==> flow/design.v <==
module alu (Output, CarryOut, zero, overflow, negative, BussA, BussB, ALUControl);
	input [31:0] BussA, BussB;
	input [1:0] ALUControl;
	output zero, overflow, negative, CarryOut;
	wire neg;
	output [31:0] Output;
	reg [31:0] Output;
	wire [31:0] CARRYOUT;
	wire[31:0] AddSubOut, XOROut;
	wire SLTOut;
	wire subtract;
	or (subtract, ALUControl[0], ALUControl[1]);
	assign CarryOut = CARRYOUT[31];
	wire muxOut;
	mux2to1 t1 (.in0(BussB[0]),.in1(~BussB[0]),.s(subtract),.out(muxOut));
	adder  f1 (.a(BussA[0]),.b(muxOut),.cin(subtract),.cout(CARRYOUT[0]),.s(AddSubOut[0]));
	genvar i;
	generate 
	for(i = 1; i < 32; i++) begin : eachAdder
			wire mOut;
			mux2to1 tm (.in0(BussB[i]),.in1(~BussB[i]),.s(subtract),.out(mOut));
			adder  fA (.a(BussA[i]),.b(mOut),.cin(CARRYOUT[i-1]),.cout(CARRYOUT[i]),.s(AddSubOut[i]));
		end
	endgenerate
	xor(overflow, CARRYOUT[31], CARRYOUT[30]);
	assign neg = AddSubOut[31];
	genvar j;
	generate
	for (j = 0; j < 32; j++) begin: eachXOR
			xor(XOROut[j], BussA[j], BussB[j]);
		end
	endgenerate
	xor (SLTOut, overflow, neg); 
	wire [3:0][31:0] outputArray;  
	assign outputArray[0] = AddSubOut;
	assign outputArray[1] = XOROut;
	assign outputArray[2] = AddSubOut;
	assign outputArray[3] = {{31{1'b0}}, SLTOut};
	mux32_4to32 m1(.in(outputArray),.s(ALUControl),.out(Output));
	assign negative = Output[31];
	genvar k;
   wire [30:0] rOut;
	or(rOut[0],Output[1],Output[0]);
	generate 
	for (k = 2; k < 32; k++) begin: eachor	
			or o1(rOut[k-1],rOut[k-2],Output[k]);
		end
	endgenerate
	not n1(zero,rOut[30]);
endmodule 
module adder(a,b,cin,cout,s);
	input a,b,cin;
	output cout,s;
	wire s1,c1,c2,c3;
	xor(s1,a,b);
	xor(s,cin,s1);
	and(c1,a,b);
	and(c2,b,cin);
	and(c3,a,cin);
	or(cout,c1,c2,c3);
endmodule 
module adder32 (Op1,Op2,Sum);
	input [29:0] Op1;
	input [29:0] Op2;
	output[29:0] Sum;	
	reg [29:0] CARRYOUT;
	adder  f1 (.a(Op1[0]),.b(Op2[0]),.cin(1'b0),.cout(CARRYOUT[0]),.s(Sum[0]));
	genvar i;
	generate 
	for(i = 1; i < 30; i++) begin : eachAdder
			wire mOut;
			adder  fA (.a(Op1[i]),.b(Op2[i]),.cin(CARRYOUT[i-1]),.cout(CARRYOUT[i]),.s(Sum[i]));
		end
	endgenerate
endmodule 
module mux2to1 (in0,in1, s,out);
	input  in0,in1;	
	input s;
	output out;
	wire [1:0] inOut;
	wire sNot;
	not (sNot, s);
	and a1 (inOut[0], in0, sNot);
	and a2 (inOut[1], in1, s);
	or o1 (out, inOut[0], inOut[1]);
endmodule
module f2oMux (in,s,out);
	input [3:0]in;
	input [1:0] s;    
	output out;
  wire aOut1, aOut2,aOut3,aOut4;
	and a1(aOut1,s[1],s[0],in[3]);
	and a2(aOut2,s[1],~s[0],in[2]);
	and a3(aOut3,~s[1],s[0],in[1]);
	and a4(aOut4,~s[1],~s[0],in[0]);
	or o1(out,aOut1,aOut2,aOut3,aOut4);
endmodule 
module s2oMux(in,s,out);
	input [15:0]in;
	input [3:0] s;
	reg [3:0] Output;	  
	output out;
	f2oMux m0 (in[3:0], s[1:0],Output[0]);
	f2oMux m1 (in[7:4], s[1:0],Output[1]);
	f2oMux m2 (in[11:8], s[1:0],Output[2]);
	f2oMux m3 (in[15:12], s[1:0],Output[3]);
	f2oMux m4 (Output, s[3:2],out);
endmodule 
module mux30_2to1(Input0, Input1, s,Out);
	input [29:0] Input0;
	input [29:0] Input1;
	input s;
	output [29:0] Out;
	genvar i;
	generate 
		for (i = 0; i<30; i++) begin: eachMux
			mux2to1 m2(.in0(Input0[i]),.in1(Input1[i]),.s(s),.out(Out[i]));
		end
	endgenerate 
endmodule
module mux32_2to1(Input0, Input1, s,Out);
	input [31:0] Input0;
	input [31:0] Input1;
	input s;
	output [31:0] Out;
	genvar i;
	generate 
		for (i = 0; i<32; i++) begin: eachMux
			mux2to1 m2(.in0(Input0[i]),.in1(Input1[i]),.s(s),.out(Out[i]));
		end
	endgenerate 
endmodule
module t2oMux (in,s,out);
	input [31:0] in;
	input [4:0] s;
	reg [1:0] Output;
	output out;
	s2oMux s0(in[15:0],s[3:0],Output[0]);
	s2oMux s1(in[31:16],s[3:0],Output[1]);
	reg aOut1,aOut2;
	and(aOut1,Output[1],s[4]);
	and(aOut2,Output[0],~s[4]);
	or o1(out,aOut1,aOut2);
endmodule 
module mux32_4to32(in,s,out);
	input reg[3:0][31:0]in;
	output [31:0]out;
	input [1:0] s;  
	wire  [31:0][3:0] tempArr;  
	genvar row, colm;
	generate
		for(row = 0; row < 4; row++) begin : eachR
			for(colm = 0; colm < 32; colm++) begin : eachS
				buf R(tempArr[colm][row], in[row][colm]);
			end
		end
	endgenerate
	genvar i;
	generate
		for(i = 0; i < 32; i++) begin : eachM
			f2oMux t0 (tempArr[i],s,out[i]);
		end
	endgenerate
endmodule 
module t2t2tot2Mux(arr,s,out);
	input reg[31:0][31:0]arr;
	output [31:0]out;
	input [4:0] s;  
	wire  [31:0][31:0] tempArr;  
	genvar row, colm;
	generate
		for(row = 0; row < 32; row++) begin : eachR
			for(colm = 0; colm < 32; colm++) begin : eachS
				buf R(tempArr[colm][row], arr[row][colm]);
			end
		end
	endgenerate
	genvar i;
	generate
		for(i = 0; i < 32; i++) begin : eachM
			t2oMux t0 (tempArr[i],s,out[i]);
		end
	endgenerate
endmodule 
module PipelineRegister (in, out, clk, reset);
	output reg [31:0] out;
	input [31:0] in;
	input reset, clk;
	always @(posedge clk)
	if (reset)
		out <= 32'b0;
	else
		out <= in;
endmodule
module PipelineImm (in, out, clk, reset);
	output reg [15:0] out;
	input [15:0] in;
	input reset, clk;
	always @(posedge clk)
	if (reset)
		out <= 16'b0;
	else
		out <= in;
endmodule
module PipelineExecute (in, out, clk, reset);
	output reg [9:0] out;
	input [9:0] in;
	input reset, clk;
	always @(posedge clk)
	if (reset)
		out <= 10'b0;
	else
		out <= in;
endmodule
module PipelineMemory (in, out, clk, reset);
	output reg [7:0] out;
	input [7:0] in;
	input reset, clk;
	always @(posedge clk)
	if (reset)
		out <= 8'b0;
	else
		out <= in;
endmodule
module PipelineWrite (in, out, clk, reset);
	output reg [5:0] out;
	input [5:0] in;
	input reset, clk;
	always @(posedge clk)
	if (reset)
		out <= 6'b0;
	else
		out <= in;
endmodule
module PipelineRegControls (in, out, clk, reset);
	output reg [19:0] out;
	input [19:0] in;
	input reset, clk;
	always @(posedge clk)
	if (reset)
		out <= 20'b0;
	else
		out <= in;
endmodule
module PipelineControls (in, out, clk, reset);
	output reg [10:0] out;
	input [10:0] in;
	input reset, clk;
	always @(posedge clk)
	if (reset)
		out <= 11'b0;
	else
		out <= in;
endmodule
module regfile (ReadData1, ReadData2, WriteData, ReadRegister1, ReadRegister2, WriteRegister, RegWrite, clk);
	input [4:0] ReadRegister1, ReadRegister2, WriteRegister;
	input RegWrite, clk;
	input [31:0] WriteData;
	output [31:0] ReadData1, ReadData2;	
	wire reset = 0;
	wire [31:0] SelectRegister;
	wire [31:0][31:0] routReg;
	wire [31:0] rawData1, rawData2;
	decoder5to32 d1(.in(WriteRegister), .out(SelectRegister), .enable(RegWrite));
	assign routReg[0] = 32'b0;
	genvar i;
	generate 
		for (i = 1;i <32;i++) begin: eachReg32
			reg32 register(.in(WriteData),.out(routReg[i]),.decoderOut(SelectRegister[i]),.reset(reset), .clk(clk));
		end
	endgenerate
   t2t2tot2Mux mux1(.arr(routReg),.s(ReadRegister1),.out(rawData1));
	t2t2tot2Mux mux2(.arr(routReg),.s(ReadRegister2),.out(rawData2));
	assign ReadData1 = (RegWrite && WriteRegister == ReadRegister1 && ReadRegister1 != 5'b00000) ? WriteData : rawData1;
	assign ReadData2 = (RegWrite && WriteRegister == ReadRegister2 && ReadRegister2 != 5'b00000) ? WriteData : rawData2;
endmodule
module reg32 (in, out, decoderOut,reset, clk);
	input reset,clk;
	input decoderOut;   
	input [31:0] in;  
	output reg [31:0] out;
	reg [31:0] d;
	genvar i;
	generate 
		for (i = 0;i <32;i++) begin: eachDff
			mux2to1 m1 (.in0(out[i]), .in1(in[i]),.s(decoderOut),.out(d[i]));
			D_FF dFF(.q(out[i]), .d(d[i]),.reset(reset), .clk(clk));
		end
	endgenerate
endmodule
 module D_FF (q, d, reset, clk);
	output reg q;
	input d, reset, clk;
	always @(posedge clk)
	if (reset)
		q <= 0;  
	else
		q <= d;  
endmodule
module decoder2to4 (in, out, enable);
	input [1:0] in;
	input enable;
	output [3:0]out;
	wire [1:0] notOut;
	not n1(notOut[1], in[1]);
	not n2(notOut[0], in[0]);
	and a0(out[0], enable, notOut[0], notOut[1]);
	and a1(out[1], enable, in[0], notOut[1]);
	and a2(out[2], enable, notOut[0], in[1]);
	and a3(out[3], enable, in[0], in[1]);
endmodule
module decoder3to8 (in,out,enable);
	input [2:0] in;
	input enable;
	output [7:0]out;
	wire [2:0] notOut;
	not n1(notOut[2], in[2]);
	not n2(notOut[1], in[1]);
	not n3(notOut[0], in[0]);
	and a0(out[0], enable, notOut[0], notOut[1], notOut[2]);
	and a1(out[1], enable, in[0], notOut[1],notOut[2]);
	and a2(out[2], enable, notOut[0], in[1],notOut[2]);
	and a3(out[3], enable, in[0], in[1], notOut[2]);
	and a4(out[4], enable, notOut[0],notOut[1],in[2]);
	and a5(out[5], enable, in[0],notOut[1],in[2]);
	and a6(out[6], enable, notOut[0], in[1], in[2]);
	and a7(out[7], enable, in[0], in[1], in[2]);
endmodule
module decoder5to32 (in, out, enable);
	input [4:0] in;
	input enable;
	output [31:0] out;
	wire [3:0] enableOut;
	decoder3to8 d1 (in[2:0], out[7:0], enableOut[0]);
	decoder3to8 d2 (in[2:0], out[15:8], enableOut[1]);
	decoder3to8 d3 (in[2:0], out[23:16], enableOut[2]);
	decoder3to8 d4 (in[2:0], out[31:24], enableOut[3]);
	decoder2to4 d5 (in[4:3], enableOut, enable);
endmodule
module Control (Instr, RegDst, WriteRegister, ALUSrc, MemToReg, RegWr, MemWr, Branch, 
						Jump, JR, ALUCntrl, ZeroExt, Rs, Rt, Rd, xRs, xRt, Imm16, TargetInstr);
	input [31:0] Instr;
	reg [5:0] Funct;
	reg [5:0] Opcode;
	output reg RegDst, ALUSrc, MemToReg, RegWr, MemWr, Branch, JR, ZeroExt, xRs, xRt;
	output reg Jump;
	output reg [1:0] ALUCntrl;
	output reg [4:0] Rs, Rt, Rd, WriteRegister;
	output reg [15:0] Imm16;
	output reg [25:0] TargetInstr;
	assign Rs = Instr[25:21];	
	assign Rt = Instr[20:16];
	assign Rd = Instr[15:11];
	assign Imm16 = Instr[15:0];
	assign TargetInstr = Instr[25:0];
	always @(*) begin
		Funct = Instr[5:0];
		Opcode = Instr[31:26];
		RegDst = 0;
		WriteRegister = 5'b00000;
		ALUSrc = 0;
		MemToReg = 0;
		RegWr = 0;
		MemWr = 0;
		Branch = 0;
		Jump = 0;
		ALUCntrl = 2'b00;
		JR = 0;
		ZeroExt = 0;
		xRs = 0;
		xRt = 0;
		if (Opcode == 6'b000000) begin
			case (Funct)
				6'b100000  : begin 
								 RegDst = 1;
								 WriteRegister = Rd; 
								 RegWr = 1; 
								 ALUCntrl = 2'b00;
							 end  
				6'b100010  : begin 
								 RegDst = 1; 
								 WriteRegister = Rd;
								 RegWr = 1;
								 ALUCntrl = 2'b10;
							 end  
				6'b001000  : begin
								 Jump = 1; 
								 JR = 1; 
								 xRt = 1; 
							 end  
				6'b101010  : begin 
								 RegDst = 1; 
								 WriteRegister = Rd;
								 RegWr = 1; 
								 ALUCntrl = 2'b11;
							 end  
				default;
			endcase
		end
		case (Opcode)
			6'b100011  : begin
							 WriteRegister = Rt;
							 ALUSrc = 1; 
							 MemToReg = 1; 
							 RegWr = 1; 
							 ALUCntrl = 2'b00;
							 xRt = 1; 
						 end  
			6'b101011  : begin 
							 ALUSrc = 1; 
							 MemWr = 1; 
							 ALUCntrl = 2'b00;
						 end  
			6'b000101  : begin 
							 Branch = 1; 
							 ALUCntrl = 2'b10;
						 end  
			6'b001110  : begin 
							 WriteRegister = Rt;
							 ALUSrc = 1; 
							 RegWr = 1; 
							 ALUCntrl = 2'b01;
							 ZeroExt = 1; 
							 xRt = 1;
						 end  
			6'b000010  : begin 
							 Jump = 1; 
							 JR = 0; 
							 xRs = 1;
							 xRt = 1; 
						 end  
			default;
		endcase
	end
endmodule
module Forward (Rs, Rt, xRs, xRt, PortA, PortB, DataA, DataB, ALUData, MemData, ForwardA, ForwardB);
	input xRs, xRt;
	input [4:0] Rs, Rt, PortA, PortB;
	input [31:0] DataA, DataB, ALUData, MemData;
	output reg [31:0] ForwardA, ForwardB;
	always @(*) begin
		if (Rs == 5'b00000)
			ForwardA = DataA;
		else if (Rs == PortA && !xRs)
			ForwardA = ALUData;
		else if (Rs == PortB && !xRs)
			ForwardA = MemData;
		else 
			ForwardA = DataA;
	end
	always @(*) begin
		if (Rt == 5'b00000)
			ForwardB = DataB;
		else if (Rt == PortA && !xRt)
			ForwardB = ALUData;
		else if (Rt == PortB && !xRt)
			ForwardB = MemData;
		else 
			ForwardB = DataB;
	end
endmodule
module AcceleratedBranch (DataA, DataB, Zero);
	input [31:0] DataA, DataB;
	output reg Zero;
	wire [31:0] Equivalency;
	wire [7:0] Equiv;
	wire [1:0] ZeroTest;
	assign Equivalency = DataA ^ DataB;
	always @(*) begin
		case(Equivalency)
			32'b0 : Zero = 1;
			default : Zero = 0;
		endcase
	end
endmodule
module CheckBranch (Opcode, AccBranch);
	input [5:0] Opcode;
	output AccBranch;
	wire [5:0] Branch;
	assign Branch = 6'b000101;
	wire [5:0] Cmp;
	genvar i;
	generate
		for (i = 0; i < 6; i++) begin : eachXor
			xor each_xor(Cmp[i], Opcode[i], Branch[i]);
		end
	endgenerate
	nor n(AccBranch, Cmp[0], Cmp[1], Cmp[2], Cmp[3], Cmp[4], Cmp[5]);
endmodule
module FetchUnit(Branch, Zero, Jump, JR, TargetInstr, Regrs, Imm16, Instr, Address, InstrIn, clk, reset);
	input Branch,Zero,JR, Jump, clk,reset;
	input [15:0] Imm16;
	input [25:0] TargetInstr;
	input [31:0] Regrs;
	output [31:0] Instr;	
	output [31:0] Address;
	input [31:0] InstrIn;
	wire [29:0] PC;
	wire [29:0] temp_PC;
	wire [29:0] Jumpaddress; 
	wire bez;
	and a1(bez, Branch, ~Zero);
	wire [29:0] immExtened; 
	wire [29:0] pcNew;
	assign Address[1:0] = 2'b0;
	mux30_2to1 mBez(.Input0({29'b0,1'b1}),.Input1({{14{Imm16[15]}},Imm16[15:0]}),
						 .s(bez),.Out(immExtened));
	adder32 ad1(.Op1(PC),.Op2(immExtened),.Sum(pcNew));
	mux30_2to1 mBJr(.Input0({PC[29:26], TargetInstr[25:0]}),
	                .Input1(Regrs[31:2]),.s(JR),.Out(Jumpaddress));
	mux30_2to1 mJump(.Input0(pcNew),.Input1(Jumpaddress),
						  .s(Jump),.Out(temp_PC));
   genvar i;
	generate
		for ( i = 0; i<30;i++) begin: eachDFF
			D_FF d(.q(PC[i]),.d(temp_PC[i]),.reset(reset),.clk(clk));
		end
	endgenerate
	assign Address [31:2] = PC[29:0]; 
	assign Instr = InstrIn;
endmodule 
module MIPS(clk, reset, imem_addr, imem_data, dmem_addr, dmem_wdata, dmem_we, dmem_rdata);
	input clk, reset;
	output [31:0] imem_addr;
	input [31:0] imem_data;
	output [31:0] dmem_addr, dmem_wdata;
	output dmem_we;
	input [31:0] dmem_rdata;
	wire [31:0] Instr;
	wire RegDst, ALUSrc, MemToReg, RegWr, MemWr, Branch, Jump, JR, ZeroExt, xRt, xRs, AccZero, AccBranch;
	wire [1:0] ALUCntrl;
	wire [4:0] Rs, Rt, Rd, WriteRegister;
	wire [31:0] WriteData;
	wire [31:0] ReadData1, ReadData2;
	wire [31:0] BussB;
	wire zero, overflow, CarryOut, negative;
	wire [15:0] Imm16;
	wire [31:0] Extended;
	wire [25:0] TargetInstr;
	wire [31:0] ForwardA, ForwardB;
	wire [31:0] p_Instr;
	wire [15:0] p_Imm16;
	wire p_AccBranch;
	wire ex_MemToReg, ex_RegWr, ex_MemWr;
	wire [1:0] ex_ALUCntrl;
	wire [4:0] ex_WriteRegister;
	wire [15:0] ex_Imm16;
	wire [31:0] ex_ReadData1, ex_ReadData2, ex_BussB;
	wire [31:0] ex_ALUOut;	
	wire mem_MemToReg, mem_RegWr, mem_MemWr;
	wire [4:0] mem_WriteRegister;
	wire [31:0] mem_ReadData2;
	wire [31:0] mem_ALUOut, mem_MemOut;
	wire wr_RegWr;
	wire [4:0] wr_WriteRegister;
	wire [31:0] wr_WriteData;
	FetchUnit Fetch1(.Branch(p_AccBranch), .Zero(AccZero), .Jump(Jump), .JR(JR), .TargetInstr(TargetInstr), 
						  .Regrs(ForwardA), .Imm16(p_Imm16), .Instr, .Address(imem_addr), .InstrIn(imem_data), .clk, .reset);
	CheckBranch CheckAccBranch(.Opcode(Instr[31:26]), .AccBranch);
   PipelineRegister InstrReg (.in(Instr), .out(p_Instr), .clk, .reset);
   PipelineImm Imm16Reg (.in(Instr[15:0]), .out(p_Imm16), .clk, .reset);
	D_FF BranchReg (.q(p_AccBranch), .d(AccBranch),.reset, .clk);
	regfile reg1(.ReadData1, .ReadData2, .WriteData(wr_WriteData), 
			  .ReadRegister1(Rs), .ReadRegister2(Rt), .WriteRegister(wr_WriteRegister),
			  .RegWrite(wr_RegWr), .clk(clk));
	Control cntrl (.Instr(p_Instr), .RegDst, .WriteRegister, .ALUSrc, .MemToReg, .RegWr, .MemWr, .Branch, 
						.Jump, .JR, .ALUCntrl, .ZeroExt, .Rs, .Rt, .Rd, .xRs, .xRt, .Imm16, .TargetInstr);
	Extend Ext1(.Imm16, .Extended, .Ext(ZeroExt));
	mux32_2to1 alusrc(.Input0(ForwardB),.Input1(Extended),.s(ALUSrc),.Out(BussB));
	Forward forCntrl (.Rs, .Rt, .xRs, .xRt, .PortA(ex_WriteRegister), .PortB(mem_WriteRegister), .DataA(ReadData1), 
							.DataB(ReadData2), .ALUData(ex_ALUOut), .MemData(WriteData), .ForwardA, .ForwardB);
	AcceleratedBranch BranchZero (.DataA(ForwardA), .DataB(ForwardB), .Zero(AccZero));
	PipelineRegister ReadReg1 (.in(ForwardA), .out(ex_ReadData1), .clk, .reset);
	PipelineRegister ReadReg2 (.in(ForwardB), .out(ex_ReadData2), .clk, .reset);
	PipelineRegister ALUBBussB (.in(BussB), .out(ex_BussB), .clk, .reset);
	PipelineExecute PipeExe (.in({MemToReg, RegWr, MemWr, ALUCntrl, WriteRegister}),
										 .out({ex_MemToReg, ex_RegWr, ex_MemWr, ex_ALUCntrl,
												ex_WriteRegister}), .clk, .reset);
	alu alu1(.Output(ex_ALUOut), .CarryOut, .zero, .overflow,
		 .negative, .BussA(ex_ReadData1), .BussB(ex_BussB), .ALUControl(ex_ALUCntrl));
	PipelineRegister ExeALUOut (.in(ex_ALUOut), .out(mem_ALUOut), .clk, .reset);
	PipelineRegister ExeDataB (.in(ex_ReadData2), .out(mem_ReadData2), .clk, .reset);
	PipelineMemory PipeMem (.in({ex_MemToReg, ex_RegWr, ex_MemWr, ex_WriteRegister}),
									.out({mem_MemToReg, mem_RegWr, mem_MemWr, mem_WriteRegister}), .clk, .reset);
   assign dmem_addr = mem_ALUOut;
   assign dmem_wdata = mem_ReadData2;
   assign dmem_we = mem_MemWr;
   assign mem_MemOut = dmem_rdata;
	mux32_2to1 mem2reg(.Input0(mem_ALUOut),.Input1(mem_MemOut), .s(mem_MemToReg),.Out(WriteData));
	PipelineRegister WriteReg (.in(WriteData), .out(wr_WriteData), .clk, .reset);
	PipelineWrite PipeWr (.in({mem_RegWr, mem_WriteRegister}), 
								 .out({wr_RegWr, wr_WriteRegister}), .clk, .reset);
endmodule
module Extend (Imm16, Extended, Ext);
	input [15:0] Imm16;
	input Ext;
	output reg [31:0] Extended;
	reg [31:0] SE, ZE;
	assign SE[31:0] = {{16{Imm16[15]}},Imm16[15:0]};
	assign ZE[31:0] = {16'b0,Imm16[15:0]};
	always @(*) begin
		case (Ext)
			0 : Extended = SE;
		   1 : Extended = ZE;
			default;
		endcase
	end
endmodule
# --- Tool chain data of MIPS ---
# Each step is given for the RTL above and for the edited RTL.
# Lines under "before" count in the file above, lines under "after" in the edited file.
# "change": "after" minus "before" as printed here. "change_rel_pct": 100 x difference / "before".
design:
  top_module: "MIPS"
  clock_port: "clk"
  cell_library: "sky130hd"
  lib_corner: "tt_025C_1v80"

# --- Edit of the RTL ---
# The edit as a unified diff against the file above.
# The edit is scripted: it alters the design's behaviour and was not made to optimise anything.
# begin of diff
@@ -423,10 +423,4 @@
 							 ZeroExt = 1; 
 							 xRt = 1;
-						 end  
-			6'b000010  : begin 
-							 Jump = 1; 
-							 JR = 0; 
-							 xRs = 1;
-							 xRt = 1; 
 						 end  
 			default;
# end of diff

# --- Word level ---
# Source: Yosys, flattened and elaborated, memories not mapped. Widths are those after wreduce; folded enables and synchronous resets count as part of the registers. Registers that Yosys merges into a memory's read port (data or address) are not register bits. Print and check cells do not count. Equal cells are merged and count once.
word_totals:
  columns: ["item", "before", "after", "change", "change_rel_pct"]
  rows:
  - ["reg_bits", 1287, 1287, 0, 0.00]
  - ["word_cells", 9904, 9895, -9, -0.09]
  - ["in_bits", 66, 66, 0, 0.00]
  - ["out_inout_bits", 97, 97, 0, 0.00]
classes:
  columns: ["item", "before", "after", "change", "change_rel_pct"]
  rows:
  - ["logic", 8805, 8804, -1, -0.01]
  - ["eq_ne", 15, 14, -1, -6.67]
  - ["reduce_and_logical", 21, 17, -4, -19.05]
  - ["n_mux", 29, 26, -3, -10.34]
ops:
  columns: ["cell", "before", "after", "change", "change_rel_pct"]
  rows:
  - ["1-bit 2-to-1 mux", 14, 11, -3, -21.43]
  - ["1-bit logical AND", 8, 6, -2, -25.00]
  - ["1-bit NOT", 91, 90, -1, -1.10]
  - ["3-bit OR reduction", 3, 2, -1, -33.33]
  - ["1-bit logical NOT", 2, 1, -1, -50.00]
  - ["6-bit by 2-bit == test with 1-bit output (second input constant)", 1, 0, -1, -100.00]
# Unchanged operator kinds not shown: 19.

# --- Depth ---
# Longest topological path by Yosys (ltp), each cell counted once; first at word level (registers and memories cut), then after technology mapping (sequential cells cut; the memories' decode and read muxes count).
logic_depth:
  columns: ["item", "before", "after", "change", "change_rel_pct"]
  rows:
  - ["depth_word", 203, 203, 0, 0.00]
  - ["abc_area", "0", "0", null, null]
  - ["depth_mapped", 85, 81, -4, -4.71]
  - ["depth_no_buf", 81, 79, -2, -2.47]

# --- Mapped cells and area ---
# Source: synth_stat.txt of the flow (Yosys; design flattened, memories mapped). It holds for the ABC_AREA given above (unset counts as 0); a run with the other value may have another netlist.
synth_totals:
  columns: ["item", "before", "after", "change", "change_rel_pct"]
  rows:
  - ["cell_count", 4013, 3965, -48, -1.20]
  - ["area_um2", 60055.1, 59965.0, -90.1, -0.15]
  - ["buffers", 356, 348, -8, -2.25]
  - ["flip_flops", 1271, 1271, 0, 0.00]
  - ["seqArea_um2", 35373.9, 35373.9, 0.0, 0.00]
types:
  columns: ["type", "before", "after", "change", "change_rel_pct"]
  rows:
  - ["sky130_fd_sc_hd__nor2_1", 307, 263, -44, -14.33]
  - ["sky130_fd_sc_hd__nor2b_1", 120, 161, 41, 34.17]
  - ["sky130_fd_sc_hd__a221oi_1", 77, 51, -26, -33.77]
  - ["sky130_fd_sc_hd__o22ai_1", 81, 64, -17, -20.99]
  - ["sky130_fd_sc_hd__mux2_2", 81, 65, -16, -19.75]
  - ["sky130_fd_sc_hd__a21oi_1", 113, 128, 15, 13.27]
  - ["sky130_fd_sc_hd__nand3_1", 58, 45, -13, -22.41]
  - ["sky130_fd_sc_hd__mux4_2", 371, 383, 12, 3.23]
  - ["sky130_fd_sc_hd__o32ai_1", 6, 17, 11, 183.33]
  - ["sky130_fd_sc_hd__clkbuf_1", 123, 113, -10, -8.13]
  - ["sky130_fd_sc_hd__buf_4", 121, 111, -10, -8.26]
  - ["sky130_fd_sc_hd__and2_1", 31, 21, -10, -32.26]
  - ["sky130_fd_sc_hd__o21ai_0", 73, 82, 9, 12.33]
  - ["sky130_fd_sc_hd__a22o_1", 7, 16, 9, 128.57]
  - ["sky130_fd_sc_hd__nand4_1", 19, 11, -8, -42.11]
  - ["sky130_fd_sc_hd__buf_2", 70, 77, 7, 10.00]
  - ["sky130_fd_sc_hd__a221o_1", 10, 17, 7, 70.00]
  - ["sky130_fd_sc_hd__xnor2_1", 70, 76, 6, 8.57]
# Unchanged cell types not shown: 16.
# Not every row of either side is listed.
# By module: a second synthesis without flattening, with its own total; a netlist apart from the flattened one above.
unflattened:
  columns: ["item", "before", "after", "change", "change_rel_pct"]
  rows:
  - ["hier_cells", 5192, 5192, 0, 0.00]
  - ["area_unflattened_um2", 82247.6, 82227.6, -20.0, -0.02]
# Each row is one instance without its submodules.
modules_before:
  columns: ["module", "cells", "instances", "mod_seq_area_um2", "area_um2"]
  rows:
  - ["D_FF", 2, 1023, 20.0, 33.8]
  - ["mux2to1", 1, 1178, 0.0, 15.0]
  - ["f2oMux", 1, 672, 0.0, 22.5]
  - ["PipelineRegister", 67, 7, 640.6, 863.3]
  - ["Forward", 194, 1, 0.0, 1806.7]
  - ["adder", 1, 62, 0.0, 20.0]
  - ["regfile", 91, 1, 0.0, 1143.6]
  - ["t2oMux", 1, 64, 0.0, 15.0]
  - ["Control", 104, 1, 0.0, 749.5]
  - ["alu", 80, 1, 0.0, 508.0]
  - ["PipelineImm", 33, 1, 320.3, 464.2]
  - ["decoder3to8", 8, 4, 0.0, 96.3]
  - ["AcceleratedBranch", 43, 1, 0.0, 346.6]
  - ["FetchUnit", 37, 1, 0.0, 276.5]
# before: Modules not listed: 15.
modules_after:
  columns: ["module", "cells", "instances", "mod_seq_area_um2", "area_um2"]
  rows:
  - ["D_FF", 2, 1023, 20.0, 33.8]
  - ["mux2to1", 1, 1178, 0.0, 15.0]
  - ["f2oMux", 1, 672, 0.0, 22.5]
  - ["PipelineRegister", 67, 7, 640.6, 863.3]
  - ["Forward", 194, 1, 0.0, 1806.7]
  - ["adder", 1, 62, 0.0, 20.0]
  - ["regfile", 91, 1, 0.0, 1143.6]
  - ["t2oMux", 1, 64, 0.0, 15.0]
  - ["Control", 104, 1, 0.0, 729.4]
  - ["alu", 80, 1, 0.0, 508.0]
  - ["PipelineImm", 33, 1, 320.3, 464.2]
  - ["decoder3to8", 8, 4, 0.0, 96.3]
  - ["AcceleratedBranch", 43, 1, 0.0, 346.6]
  - ["FetchUnit", 37, 1, 0.0, 276.5]
# after: Modules not listed: 15.

# --- Worst setup path after synthesis ---
# OpenSTA on the mapped netlist: ideal clock, no wires. The path of least setup slack (recovery checks aside). Input and output delay are each 20% of the period. Register names are those of the netlist, which keeps one name where synthesis merged equal registers.
synth_timing:
  columns: ["item", "before", "after", "change", "change_rel_pct"]
  rows:
  - ["path_kind", "register to register", "register to register", null, null]
  - ["start", "register PipeExe.out[5]", "register PipeExe.out[5]", null, null]
  - ["end", "register (no name shown)", "register Fetch1.eachDFF[29].d.q", null, null]
  - ["setup_ns", 0.133, 0.062, -0.071, null]
  - ["n_path_buf", 4, 2, -2, -50.00]
  - ["path_delay_ns", 25.749, 25.333, -0.416, -1.62]
  - ["t_first_pin_ns", 0.000, 0.000, 0.000, null]
  - ["required_time_ns", 23.867, 23.938, 0.071, 0.30]
  - ["stages", 82, 81, -1, -1.22]
  - ["path_slack_ns", -1.749, -1.333, 0.416, null]
  - ["clock_period_ns", 24.0, 24.0, 0.0, 0.00]
  - ["t_arrival_ns", 25.616, 25.271, -0.345, -1.35]
  - ["synth_period_reached_ns", 25.749, 25.333, -0.416, -1.62]
# "path_delay_ns" = arrival - input delay + setup time.
# "stages" counts driving pins, that of a launching flip-flop among them; a cell with two outputs on the path counts twice.
# "synth_period_reached_ns" = period - worst setup slack (recovery checks aside). The figure is calculated, with input and output delays left at 20% of the set period.
# The rows between start and end are the longest chain of elaborated cells between them; the timing report does not say that the signal goes this way. Where chains are equally long, one stands for them.
# A line is the first line of the expression or statement that the cell stems from. Yosys adds cells for indexed reads and writes and turns some case tables into memories.
synth_via_before:
  cell_sequence: "sky130_fd_sc_hd__dfxtp_1 > sky130_fd_sc_hd__clkbuf_1 > sky130_fd_sc_hd__clkbuf_1 > sky130_fd_sc_hd__clkbuf_1 > sky130_fd_sc_hd__nor2_1 > sky130_fd_sc_hd__buf_1 > sky130_fd_sc_hd__xor2_1 > sky130_fd_sc_hd__fa_1 > sky130_fd_sc_hd__fa_1 > sky130_fd_sc_hd__inv_1 > sky130_fd_sc_hd__fa_1 > sky130_fd_sc_hd__fa_1 > sky130_fd_sc_hd__fa_1 > sky130_fd_sc_hd__fa_1 > sky130_fd_sc_hd__fa_1 > sky130_fd_sc_hd__fa_1 > sky130_fd_sc_hd__fa_1 > sky130_fd_sc_hd__fa_1 > [46 not listed] > sky130_fd_sc_hd__inv_1 > sky130_fd_sc_hd__fa_1 > sky130_fd_sc_hd__fa_1 > sky130_fd_sc_hd__fa_1 > sky130_fd_sc_hd__fa_1 > sky130_fd_sc_hd__fa_1 > sky130_fd_sc_hd__fa_1 > sky130_fd_sc_hd__fa_1 > sky130_fd_sc_hd__fa_1 > sky130_fd_sc_hd__fa_1 > sky130_fd_sc_hd__fa_1 > sky130_fd_sc_hd__fa_1 > sky130_fd_sc_hd__fa_1 > sky130_fd_sc_hd__fa_1 > sky130_fd_sc_hd__fa_1 > sky130_fd_sc_hd__xnor2_1 > sky130_fd_sc_hd__a2111oi_0 > sky130_fd_sc_hd__nor3b_1"
synth_lines_before:
  columns: ["item", "line_no", "source"]
  rows:
  - ["start: declaration", 206, "output reg [9:0] out;"]
  - ["start: assignment", 211, "out <= 10'b0;"]
  - ["start: assignment", 213, "out <= in;"]
# before: Chain of elaborated cells between the ends: none given.
synth_via_after:
  cell_sequence: "sky130_fd_sc_hd__dfxtp_1 > sky130_fd_sc_hd__clkbuf_1 > sky130_fd_sc_hd__nor2_1 > sky130_fd_sc_hd__buf_1 > sky130_fd_sc_hd__xor2_1 > sky130_fd_sc_hd__fa_1 > sky130_fd_sc_hd__fa_1 > sky130_fd_sc_hd__inv_1 > sky130_fd_sc_hd__fa_1 > sky130_fd_sc_hd__fa_1 > sky130_fd_sc_hd__fa_1 > sky130_fd_sc_hd__fa_1 > sky130_fd_sc_hd__fa_1 > sky130_fd_sc_hd__fa_1 > sky130_fd_sc_hd__fa_1 > sky130_fd_sc_hd__fa_1 > sky130_fd_sc_hd__fa_1 > sky130_fd_sc_hd__fa_1 > [45 not listed] > sky130_fd_sc_hd__inv_1 > sky130_fd_sc_hd__fa_1 > sky130_fd_sc_hd__fa_1 > sky130_fd_sc_hd__fa_1 > sky130_fd_sc_hd__fa_1 > sky130_fd_sc_hd__fa_1 > sky130_fd_sc_hd__fa_1 > sky130_fd_sc_hd__fa_1 > sky130_fd_sc_hd__fa_1 > sky130_fd_sc_hd__fa_1 > sky130_fd_sc_hd__fa_1 > sky130_fd_sc_hd__fa_1 > sky130_fd_sc_hd__fa_1 > sky130_fd_sc_hd__fa_1 > sky130_fd_sc_hd__fa_1 > sky130_fd_sc_hd__xnor2_1 > sky130_fd_sc_hd__or4_1 > sky130_fd_sc_hd__nand3_1"
  elab_chain_len: 203
  cone_cells: 666
  cone_classes: "5 x mux; 660 x logic; 1 x reduce/logical"
synth_lines_after:
  columns: ["item", "line_no", "source"]
  rows:
  - ["start: declaration", 206, "output reg [9:0] out;"]
  - ["start: assignment", 211, "out <= 10'b0;"]
  - ["start: assignment", 213, "out <= in;"]
  - ["1-bit OR", 12, "or (subtract, ALUControl[0], ALUControl[1]);"]
  - ["1-bit NOT", 82, "not (sNot, s);"]
  - ["1-bit AND", 83, "and a1 (inOut[0], in0, sNot);"]
  - ["1-bit OR", 85, "or o1 (out, inOut[0], inOut[1]);"]
  - ["1-bit AND", 57, "and(c1,a,b);"]
  - ["1-bit OR (2 in a row)", 60, "or(cout,c1,c2,c3);"]
  - ["1-bit AND", 58, "and(c2,b,cin);"]
  - ["[186 not listed]", null, null]
  - ["1-bit AND", 58, null]
  - ["1-bit OR (2 in a row)", 60, null]
  - ["1-bit AND", 58, null]
  - ["1-bit OR (2 in a row)", 60, null]
  - ["1-bit bitwise XOR", 56, "xor(s,cin,s1);"]
  - ["1-bit AND", 83, null]
  - ["1-bit OR", 85, null]
  - ["end: assignment", 296, "q <= 0;"]
  - ["end: assignment", 298, "q <= d;"]
  - ["end: declaration", 292, "output reg q;"]

# --- Path in the finished layout ---
# Path of least setup slack in the final report of each run of pair 1 (OpenROAD, finished layout, wires in). Where an end is a register, its clock arrival counts in the times.
layout_timing:
  columns: ["item", "before", "after", "change", "change_rel_pct"]
  rows:
  - ["path_kind", "register to register", "register to register", null, null]
  - ["start", "register PipeExe.out[5]", "register PipeExe.out[6]", null, null]
  - ["end", "register (no name shown)", "register Fetch1.eachDFF[29].d.q", null, null]
  - ["setup_ns", 0.12, 0.05, -0.07, null]
  - ["stages", 78, 80, 2, 2.56]
  - ["required_time_ns", 24.36, 24.42, 0.06, 0.25]
  - ["clock_period_ns", 23.7, 23.7, 0.0, 0.00]
  - ["n_path_buf", 1, 2, 1, 100.00]
  - ["t_arrival_ns", 23.89, 24.06, 0.17, 0.71]
  - ["t_first_pin_ns", 0.78, 0.77, -0.01, -1.28]
  - ["path_slack_ns", 0.47, 0.37, -0.10, null]
# The rows between start and end are the longest chain of elaborated cells between them; the timing report does not say that the signal goes this way. Where chains are equally long, one stands for them.
layout_via_before:
  cell_sequence: "sky130_fd_sc_hd__dfxtp_2 > sky130_fd_sc_hd__nor2_4 > sky130_fd_sc_hd__xor2_2 > sky130_fd_sc_hd__fa_2 > sky130_fd_sc_hd__fa_1 > sky130_fd_sc_hd__inv_1 > sky130_fd_sc_hd__fa_2 > sky130_fd_sc_hd__fa_2 > sky130_fd_sc_hd__fa_2 > sky130_fd_sc_hd__fa_2 > sky130_fd_sc_hd__fa_2 > sky130_fd_sc_hd__fa_2 > sky130_fd_sc_hd__fa_2 > sky130_fd_sc_hd__fa_2 > sky130_fd_sc_hd__fa_2 > sky130_fd_sc_hd__fa_2 > sky130_fd_sc_hd__fa_2 > sky130_fd_sc_hd__fa_2 > [42 not listed] > sky130_fd_sc_hd__inv_2 > sky130_fd_sc_hd__fa_2 > sky130_fd_sc_hd__fa_2 > sky130_fd_sc_hd__fa_2 > sky130_fd_sc_hd__fa_2 > sky130_fd_sc_hd__fa_2 > sky130_fd_sc_hd__fa_2 > sky130_fd_sc_hd__fa_2 > sky130_fd_sc_hd__fa_2 > sky130_fd_sc_hd__fa_2 > sky130_fd_sc_hd__fa_2 > sky130_fd_sc_hd__fa_2 > sky130_fd_sc_hd__fa_2 > sky130_fd_sc_hd__fa_2 > sky130_fd_sc_hd__fa_2 > sky130_fd_sc_hd__xnor2_1 > sky130_fd_sc_hd__nand4_1 > sky130_fd_sc_hd__nor3b_1"
layout_lines_before:
  columns: ["item", "line_no", "source"]
  rows:
  - ["start: declaration", 206, "output reg [9:0] out;"]
  - ["start: assignment", 211, "out <= 10'b0;"]
  - ["start: assignment", 213, "out <= in;"]
# before: Chain of elaborated cells between the ends: none given.
layout_via_after:
  cell_sequence: "sky130_fd_sc_hd__dfxtp_2 > sky130_fd_sc_hd__buf_4 > sky130_fd_sc_hd__o31ai_4 > sky130_fd_sc_hd__fa_2 > sky130_fd_sc_hd__fa_2 > sky130_fd_sc_hd__inv_1 > sky130_fd_sc_hd__fa_2 > sky130_fd_sc_hd__fa_2 > sky130_fd_sc_hd__fa_2 > sky130_fd_sc_hd__fa_2 > sky130_fd_sc_hd__fa_2 > sky130_fd_sc_hd__fa_2 > sky130_fd_sc_hd__fa_2 > sky130_fd_sc_hd__fa_2 > sky130_fd_sc_hd__fa_2 > sky130_fd_sc_hd__fa_2 > sky130_fd_sc_hd__fa_2 > sky130_fd_sc_hd__fa_2 > [44 not listed] > sky130_fd_sc_hd__inv_1 > sky130_fd_sc_hd__fa_2 > sky130_fd_sc_hd__fa_2 > sky130_fd_sc_hd__fa_2 > sky130_fd_sc_hd__fa_2 > sky130_fd_sc_hd__fa_2 > sky130_fd_sc_hd__fa_2 > sky130_fd_sc_hd__fa_2 > sky130_fd_sc_hd__fa_2 > sky130_fd_sc_hd__fa_2 > sky130_fd_sc_hd__fa_2 > sky130_fd_sc_hd__fa_2 > sky130_fd_sc_hd__fa_2 > sky130_fd_sc_hd__fa_2 > sky130_fd_sc_hd__fa_2 > sky130_fd_sc_hd__xnor2_2 > sky130_fd_sc_hd__or4_1 > sky130_fd_sc_hd__nand3_1"
  elab_chain_len: 203
  cone_cells: 666
  cone_classes: "5 x mux; 660 x logic; 1 x reduce/logical"
layout_lines_after:
  columns: ["item", "line_no", "source"]
  rows:
  - ["start: declaration", 206, "output reg [9:0] out;"]
  - ["start: assignment", 211, "out <= 10'b0;"]
  - ["start: assignment", 213, "out <= in;"]
  - ["1-bit OR", 12, "or (subtract, ALUControl[0], ALUControl[1]);"]
  - ["1-bit NOT", 82, "not (sNot, s);"]
  - ["1-bit AND", 83, "and a1 (inOut[0], in0, sNot);"]
  - ["1-bit OR", 85, "or o1 (out, inOut[0], inOut[1]);"]
  - ["1-bit AND", 57, "and(c1,a,b);"]
  - ["1-bit OR (2 in a row)", 60, "or(cout,c1,c2,c3);"]
  - ["1-bit AND", 58, "and(c2,b,cin);"]
  - ["[186 not listed]", null, null]
  - ["1-bit AND", 58, null]
  - ["1-bit OR (2 in a row)", 60, null]
  - ["1-bit AND", 58, null]
  - ["1-bit OR (2 in a row)", 60, null]
  - ["1-bit bitwise XOR", 56, "xor(s,cin,s1);"]
  - ["1-bit AND", 83, null]
  - ["1-bit OR", 85, null]
  - ["end: assignment", 296, "q <= 0;"]
  - ["end: assignment", 298, "q <= d;"]
  - ["end: declaration", 292, "output reg q;"]

# --- Measured runs ---
# Runs of the flow (Yosys, OpenROAD) on both versions; the two runs of a pair have the same settings. The constraints put input and output delay at 20% of the set period each and load the outputs with 0.01 pF.
flow_settings_pair_1:
  CORE_UTILIZATION: 40
  period_ns: 23.7
  CAP_MARGIN: 20
  CORE_MARGIN: 2
  SLEW_MARGIN: 20
measured_pair_1:
  columns: ["item", "before", "after", "change", "change_rel_pct"]
  rows:
  - ["timing.setup.tns_ns", 0.000, 0.000, 0.000, null]
  - ["synthArea_um2", 60055.1, 59965.0, -90.1, -0.15]
  - ["die_um2", 153253.0, 153026.0, -227.0, -0.15]
  - ["design_power_mw", 5.475, 5.402, -0.073, -1.33]
  - ["setup_ws_ns", 0.472, 0.365, -0.107, null]
  - ["period_reached_ns", 23.228, 23.335, 0.107, 0.46]
  - ["finalUtil_frac", 0.46, 0.458, -0.002, null]
flow_settings_pair_2:
  CELL_PAD_IN_SITES_GLOBAL_PLACEMENT: 3
  CORE_UTILIZATION: 40
  CTS_CLUSTER_DIAMETER: 326
  GPL_ROUTABILITY_DRIVEN: 1
  HOLD_SLACK_MARGIN: 0.26
  MAX_ROUTING_LAYER: "met4"
  SETUP_SLACK_MARGIN: 5.0
  SLEW_MARGIN: 0
  period_ns: 23.6
  CAP_MARGIN: 20
  CORE_MARGIN: 2
measured_pair_2:
  columns: ["item", "before", "after", "change", "change_rel_pct"]
  rows:
  - ["timing.setup.tns_ns", 0.000, 0.000, 0.000, null]
  - ["synthArea_um2", 60055.1, 59965.0, -90.1, -0.15]
  - ["die_um2", 153253.0, 153026.0, -227.0, -0.15]
  - ["design_power_mw", 5.748, 5.705, -0.043, -0.75]
  - ["setup_ws_ns", 0.518, 0.288, -0.230, null]
  - ["period_reached_ns", 23.082, 23.312, 0.230, 1.00]
  - ["finalUtil_frac", 0.468, 0.465, -0.003, null]
# "period_reached_ns" = clock period - worst setup slack. The figure is calculated, with input and output delays left at 20% of the set period.
# "design_power_mw" rests on the timing tool's default activity at the inputs, not on a simulated workload.
